==> flow/design.v <==
module izhikevich_neuron #(parameter DT = 16'h0100)  
(
    input wire clk,
    input wire rst,
    input wire [15:0] I,           
    output reg spike               
);
    reg signed [15:0] v, u;
    wire signed [15:0] a = 16'h0051;    
    wire signed [15:0] b = 16'h0200;    
    wire signed [15:0] c = -16'sd16640;  
    wire signed [15:0] d = 16'h0800;    
    wire signed [15:0] v_sq;
    wire signed [15:0] term1, term2, term3, dv_raw, du_raw;
    wire signed [15:0] bv;
    localparam signed [15:0] V_THRESH = 16'd7680;  
    cordic_mult sq_v (.x(v), .y(v), .out(v_sq));
    cordic_mult mul_004 (.x(16'h0148), .y(v_sq), .out(term1));
    cordic_mult mul_5v (.x(16'h0500), .y(v), .out(term2));
    assign term3 = 16'd35840;  
    assign dv_raw = term1 + term2 + term3 - u + I;
    cordic_mult mul_bv (.x(b), .y(v), .out(bv));
    assign du_raw = (bv - u);
    wire signed [15:0] du;
    cordic_mult mul_a (.x(a), .y(du_raw), .out(du));
    wire signed [31:0] dv_dt = dv_raw * $signed(DT);
    wire signed [31:0] du_dt = du * $signed(DT);
    always @(posedge clk or posedge rst) begin
        if (rst) begin
            v <= c;
            u <= 0;
            spike <= 0;
        end else begin
            if (v >= V_THRESH) begin
                v <= c;
                u <= u + d;
                spike <= 1;
            end else begin
                v <= v + dv_dt[23:8];  
                u <= u + du_dt[23:8];
                spike <= 0;
            end
        end
    end
endmodule
module cordic_mult(
    input signed [15:0] x,
    input signed [15:0] y,
    output signed [15:0] out
);
    wire signed [31:0] temp;
    assign temp = x * y;
    assign out = temp[23:8];  
endmodule
Reports on izhikevich_neuron:

The steps from the RTL of izhikevich_neuron to its reports follow in flow order.
Line numbers count from 1 in the design file above.
Operators: Yosys type, input widths -> output width; for muxes data width and select width s.
The mark -- stands for no value.

* design top: izhikevich_neuron
* clock: clk
* standard-cell library: sky130hd
* timing corner: tt_025C_1v80

Word-level counts:

Source: Yosys, flattened and elaborated, memories not mapped. Widths are those after wreduce; folded enables and synchronous resets count as part of the registers. Registers that Yosys merges into a memory's read port (data or address) are not register bits. Print and check cells do not count. Equal cells are merged and count once.

* register bits: 33
* latch bits: 0
* memory bits (writable): 0
* bits in read-only memories: 0
* clocked read ports x word width: 0
* memories kept: 0
* output and inout bits: 1
* word-level cells: 19

* add/subtract/negate cells: 8
* $mul: 4
* divide/modulo/power cells: 0
* $lt $le $gt $ge: 1
* eq/ne operators: 0
* shifts and indexed selects: 0
* muxes and demuxes: 3
* bitwise gates (word level): 0
* reduce/logical cells: 0

Operator list (count)
* $mul 16x16->24: 1
* $mul 8x16->24 const A: 1
* $mul 7x16->21 const A: 1
* $add 16x16->16: 4
* $mul 4x16->16 const A: 1
* $sub 16x16->16: 2
* $mux 16: 2
* $add 16x13->16 const B: 1
* $ge 16x14->1 const B: 1
* $add 16x16->16 const B: 1
* $mux 1: 1

Longest topological paths:

Depth = most cells in a row (Yosys ltp): at word level without a register or memory, in the mapped netlist without a sequential cell, where the memories' decode and read muxes count.

* depth in word-level cells: 8
* ABC_AREA: 0
* mapped depth: 49
* gate-level depth less buffers: 47

Synthesis result:

Yosys stat after the flow's synthesis: flattened, memories mapped to cells. It holds for the ABC_AREA given above (unset counts as 0); a run with the other value may have another netlist.

Cells by type
* sky130_fd_sc_hd__fa_1: count 252, total area 5.04E+03 um2
* sky130_fd_sc_hd__ha_1: count 249, total area 3.12E+03 um2
* sky130_fd_sc_hd__inv_1: count 467, total area 1.75E+03 um2
* sky130_fd_sc_hd__xnor2_1: count 91, total area 797.014 um2
* sky130_fd_sc_hd__dfrtp_1: count 26, total area 650.624 um2
* sky130_fd_sc_hd__nand2_1: count 93, total area 349.085 um2
* sky130_fd_sc_hd__and2_1: count 47, total area 294.032 um2
* sky130_fd_sc_hd__a21oi_1: count 53, total area 265.254 um2
* sky130_fd_sc_hd__nor2_1: count 64, total area 240.23 um2
* sky130_fd_sc_hd__xor2_1: count 25, total area 218.96 um2
* sky130_fd_sc_hd__dfstp_2: count 7, total area 183.926 um2
* sky130_fd_sc_hd__a21o_1: count 23, total area 172.666 um2
* sky130_fd_sc_hd__o21ai_0: count 30, total area 150.144 um2
* sky130_fd_sc_hd__nor2b_1: count 20, total area 125.12 um2
* sky130_fd_sc_hd__nor3_1: count 19, total area 95.091 um2
* sky130_fd_sc_hd__clkbuf_1: count 24, total area 90.086 um2
* sky130_fd_sc_hd__nand3_1: count 18, total area 90.086 um2
* sky130_fd_sc_hd__o21a_1: count 11, total area 82.579 um2

Other cell types: 38; their cells: 118.

* cells in the netlist: 1637
* mapped area: 14642.8 um2
* sequential part of the area: 834.6 um2
* flip-flop cells: 33

By module: a second synthesis without flattening, with its own total; a netlist apart from the flattened one above.

* cell total of the unflattened synthesis: 4765
* area (unflattened synthesis): 41788.8 um2

Each row is one instance without its submodules.

By module
* cordic_mult: instances 5, cells 847, area 7409.6 um2, sequential area 0.0 um2
* izhikevich_neuron: instances 1, cells 530, area 4740.8 um2, sequential area 834.6 um2

Path before layout:

Source: OpenSTA report_checks on the synthesized netlist (no wires, ideal clock, input and output delay 20% of the period each), path of least setup slack; recovery checks are left aside. Register names are those of the netlist, which keeps one name where synthesis merged equal registers.

* path kind: reg2reg
* from: reg v[11]
* to: reg v[15]
* period: 12000 ps
* setup time: 84 ps
* launch time at the first pin: 0 ps
* arrival: 11461 ps
* setup slack: 455 ps
* path delay: 11545 ps
* stages on the path: 47
* synthesis period reached: 11545 ps

"path delay" = arrival - input delay + setup time.
"stages on the path": output pins that drive a net of the path, with the launching flip-flop's if there is one; two outputs of one cell count as two.
"synthesis period reached" is the clock period less the worst setup slack; recovery checks do not enter. This is arithmetic on one report: input and output delays are still those of the set period (20% each).
Between the ends stands the longest chain of elaborated cells between them, by number of cells; it is not shown to be the way that was timed. Of several equally long chains one is given.
A line is the first line of the expression or statement that the cell stems from. Yosys adds cells for indexed reads and writes and turns some case tables into memories.
At most two assigning lines are given for a register; there are more.

* path through: sky130_fd_sc_hd__dfstp_2 > sky130_fd_sc_hd__clkbuf_1 > sky130_fd_sc_hd__nand2_1 > sky130_fd_sc_hd__fa_1 > sky130_fd_sc_hd__fa_1 > sky130_fd_sc_hd__fa_1 > sky130_fd_sc_hd__inv_1 > sky130_fd_sc_hd__fa_1 > sky130_fd_sc_hd__fa_1 > sky130_fd_sc_hd__inv_1 > sky130_fd_sc_hd__fa_1 > sky130_fd_sc_hd__inv_1 > sky130_fd_sc_hd__ha_1 > sky130_fd_sc_hd__clkbuf_1 > sky130_fd_sc_hd__a21o_1 > sky130_fd_sc_hd__a21oi_1 > sky130_fd_sc_hd__o21bai_1 > sky130_fd_sc_hd__a21o_1 > [11 not listed] > sky130_fd_sc_hd__a21oi_1 > sky130_fd_sc_hd__nand3b_1 > sky130_fd_sc_hd__a21oi_1 > sky130_fd_sc_hd__xnor2_1 > sky130_fd_sc_hd__fa_1 > sky130_fd_sc_hd__fa_1 > sky130_fd_sc_hd__inv_1 > sky130_fd_sc_hd__fa_1 > sky130_fd_sc_hd__fa_1 > sky130_fd_sc_hd__inv_1 > sky130_fd_sc_hd__ha_1 > sky130_fd_sc_hd__or2_2 > sky130_fd_sc_hd__a21oi_1 > sky130_fd_sc_hd__a31oi_1 > sky130_fd_sc_hd__a31oi_1 > sky130_fd_sc_hd__xnor2_1 > sky130_fd_sc_hd__xnor3_1 > sky130_fd_sc_hd__or2_2
* cells in the longest elaborated chain: 8
* elaborated cells on any way between the ends: 10
* RTL lines with such cells: 4

Ends and longest elaborated chain, post-synthesis
* start, declared: RTL line 8 `reg signed [15:0] v, u;`
* start, assigned: RTL line 30 `v <= c;`
* start, assigned: RTL line 35 `v <= c;`
* $mul 16x16->24: RTL line 52 `assign temp = x * y;`
* $mul 7x16->21: RTL line 52
* $add 16x16->16 (2 in a row): RTL line 21 `assign dv_raw = term1 + term2 + term3 - u + I;`
* $sub 16x16->16: RTL line 21
* $add 16x16->16: RTL line 21
* $add 16x16->16: RTL line 39 `v <= v + dv_dt[23:8];`
* $mux 16: RTL line 34 `if (v >= V_THRESH) begin`
* end, assigned: RTL line 30
* end, assigned: RTL line 35
* end, declared: RTL line 8

Worst path after layout:

Path of least setup slack in the final report of flow run 1 (OpenROAD, finished layout, wires in). Where an end is a register, its clock arrival counts in the times.
The path's times are printed in steps of 10 ps; the period is the one set.

* path kind: reg2reg
* from: reg v[10]
* to: reg v[15]
* period: 11700 ps
* setup time: 70 ps
* launch time at the first pin: 290 ps
* arrival: 11640 ps
* setup slack: 280 ps
* stages on the path: 45

Between the ends stands the longest chain of elaborated cells between them, by number of cells; it is not shown to be the way that was timed. Of several equally long chains one is given.
At most two assigning lines are given for a register; there are more.

* path through: sky130_fd_sc_hd__dfstp_2 > sky130_fd_sc_hd__nand2_2 > sky130_fd_sc_hd__fa_1 > sky130_fd_sc_hd__fa_1 > sky130_fd_sc_hd__fa_1 > sky130_fd_sc_hd__inv_1 > sky130_fd_sc_hd__fa_1 > sky130_fd_sc_hd__fa_1 > sky130_fd_sc_hd__inv_2 > sky130_fd_sc_hd__fa_1 > sky130_fd_sc_hd__inv_2 > sky130_fd_sc_hd__ha_4 > sky130_fd_sc_hd__a21o_1 > sky130_fd_sc_hd__a21oi_4 > sky130_fd_sc_hd__o21bai_1 > sky130_fd_sc_hd__a21o_1 > sky130_fd_sc_hd__o21bai_4 > sky130_fd_sc_hd__xnor2_2 > [9 not listed] > sky130_fd_sc_hd__nor3_2 > sky130_fd_sc_hd__o211ai_1 > sky130_fd_sc_hd__a31o_2 > sky130_fd_sc_hd__a21oi_1 > sky130_fd_sc_hd__xnor2_1 > sky130_fd_sc_hd__ha_1 > sky130_fd_sc_hd__fa_1 > sky130_fd_sc_hd__inv_1 > sky130_fd_sc_hd__fa_1 > sky130_fd_sc_hd__fa_1 > sky130_fd_sc_hd__inv_1 > sky130_fd_sc_hd__ha_2 > sky130_fd_sc_hd__a21oi_2 > sky130_fd_sc_hd__a31oi_2 > sky130_fd_sc_hd__a31oi_1 > sky130_fd_sc_hd__xnor2_1 > sky130_fd_sc_hd__xnor3_1 > sky130_fd_sc_hd__or2_4
* cells in the longest elaborated chain: 8
* elaborated cells on any way between the ends: 10
* RTL lines with such cells: 4

Ends and longest elaborated chain, after layout
* start, declared: RTL line 8 `reg signed [15:0] v, u;`
* start, assigned: RTL line 30 `v <= c;`
* start, assigned: RTL line 35 `v <= c;`
* $mul 16x16->24: RTL line 52 `assign temp = x * y;`
* $mul 7x16->21: RTL line 52
* $add 16x16->16 (2 in a row): RTL line 21 `assign dv_raw = term1 + term2 + term3 - u + I;`
* $sub 16x16->16: RTL line 21
* $add 16x16->16: RTL line 21
* $add 16x16->16: RTL line 39 `v <= v + dv_dt[23:8];`
* $mux 16: RTL line 34 `if (v >= V_THRESH) begin`
* end, assigned: RTL line 30
* end, assigned: RTL line 35
* end, declared: RTL line 8

Lab notebook: izhikevich_neuron

Settings and measured results of 4 stored flow runs for module izhikevich_neuron (sky130hd), not sorted in any way. The constraints put input and output delay at 20% of the set period each and load the outputs with 0.01 pF.
"clock period achieved" is the run's clock period less its worst setup slack. It is reckoned from that one timing run; input and output delays stay at 20% of the period that was set.
"critical path time" means the part of the period allowed to the worst setup path (the constraints hold back 20% at inputs and 20% at outputs) less its slack; where the path has registers, the arrival times of their clocks count too.
"critical path time" is known to 10 ps.

### Flow run 1

Settings: `CORE_UTILIZATION=40`, `PLACE_DENSITY=0.6`, `period_ns=11.7`, `CAP_MARGIN=20`, `CORE_MARGIN=2`, `SLEW_MARGIN=20`

- Post-route utilization: 46.0%
- Setup TNS: 0 ps
- Clock period achieved: 11424 ps
- Netlist area reported by Yosys: 14642.8 um2
- Critical path time: 11420 ps
- Critical path kind: reg2reg
- Die area: 38153.8 um2
- Worst setup slack after layout: 276 ps
- Lowest hold slack: 529 ps

### Flow run 2

Settings: `CELL_PAD_IN_SITES_DETAIL_PLACEMENT=1`, `CORE_UTILIZATION=41`, `period_ns=12.0`, `CAP_MARGIN=20`, `CORE_MARGIN=2`, `SLEW_MARGIN=20`

- Post-route utilization: 46.0%
- Setup TNS: 0 ps
- Clock period achieved: 11811 ps
- Netlist area reported by Yosys: 14642.8 um2
- Critical path time: 11810 ps
- Critical path kind: reg2reg
- Die area: 37241.3 um2
- Worst setup slack after layout: 189 ps
- Lowest hold slack: 535 ps

### Flow run 3

Settings: `CAP_MARGIN=25`, `CORE_UTILIZATION=30`, `PLACE_DENSITY=0.6`, `SETUP_SLACK_MARGIN=-0.45`, `SLEW_MARGIN=10`, `period_ns=12.0`, `CORE_MARGIN=2`

- Post-route utilization: 33.5%
- Setup TNS: 0 ps
- Clock period achieved: 11859 ps
- Netlist area reported by Yosys: 14642.8 um2
- Critical path time: 11860 ps
- Critical path kind: reg2reg
- Die area: 50593.5 um2
- Worst setup slack after layout: 141 ps
- Lowest hold slack: 527 ps

### Flow run 4

Settings: `ABC_AREA=1`, `CAP_MARGIN=25`, `CELL_PAD_IN_SITES_GLOBAL_PLACEMENT=2`, `CORE_MARGIN=10`, `CORE_UTILIZATION=30`, `CTS_CLUSTER_SIZE=22`, `GPL_ROUTABILITY_DRIVEN=0`, `HOLD_SLACK_MARGIN=0.25`, `MIN_ROUTING_LAYER=met2`, `PLACE_DENSITY_LB_ADDON=0.27`, `SLEW_MARGIN=10`, `period_ns=12.0`

- Post-route utilization: 33.5%
- Setup TNS: 0 ps
- Clock period achieved: 11348 ps
- Netlist area reported by Yosys: 15688.8 um2
- Critical path time: 11350 ps
- Critical path kind: reg2reg
- Die area: 61844.2 um2
- Worst setup slack after layout: 652 ps
- Lowest hold slack: 602 ps
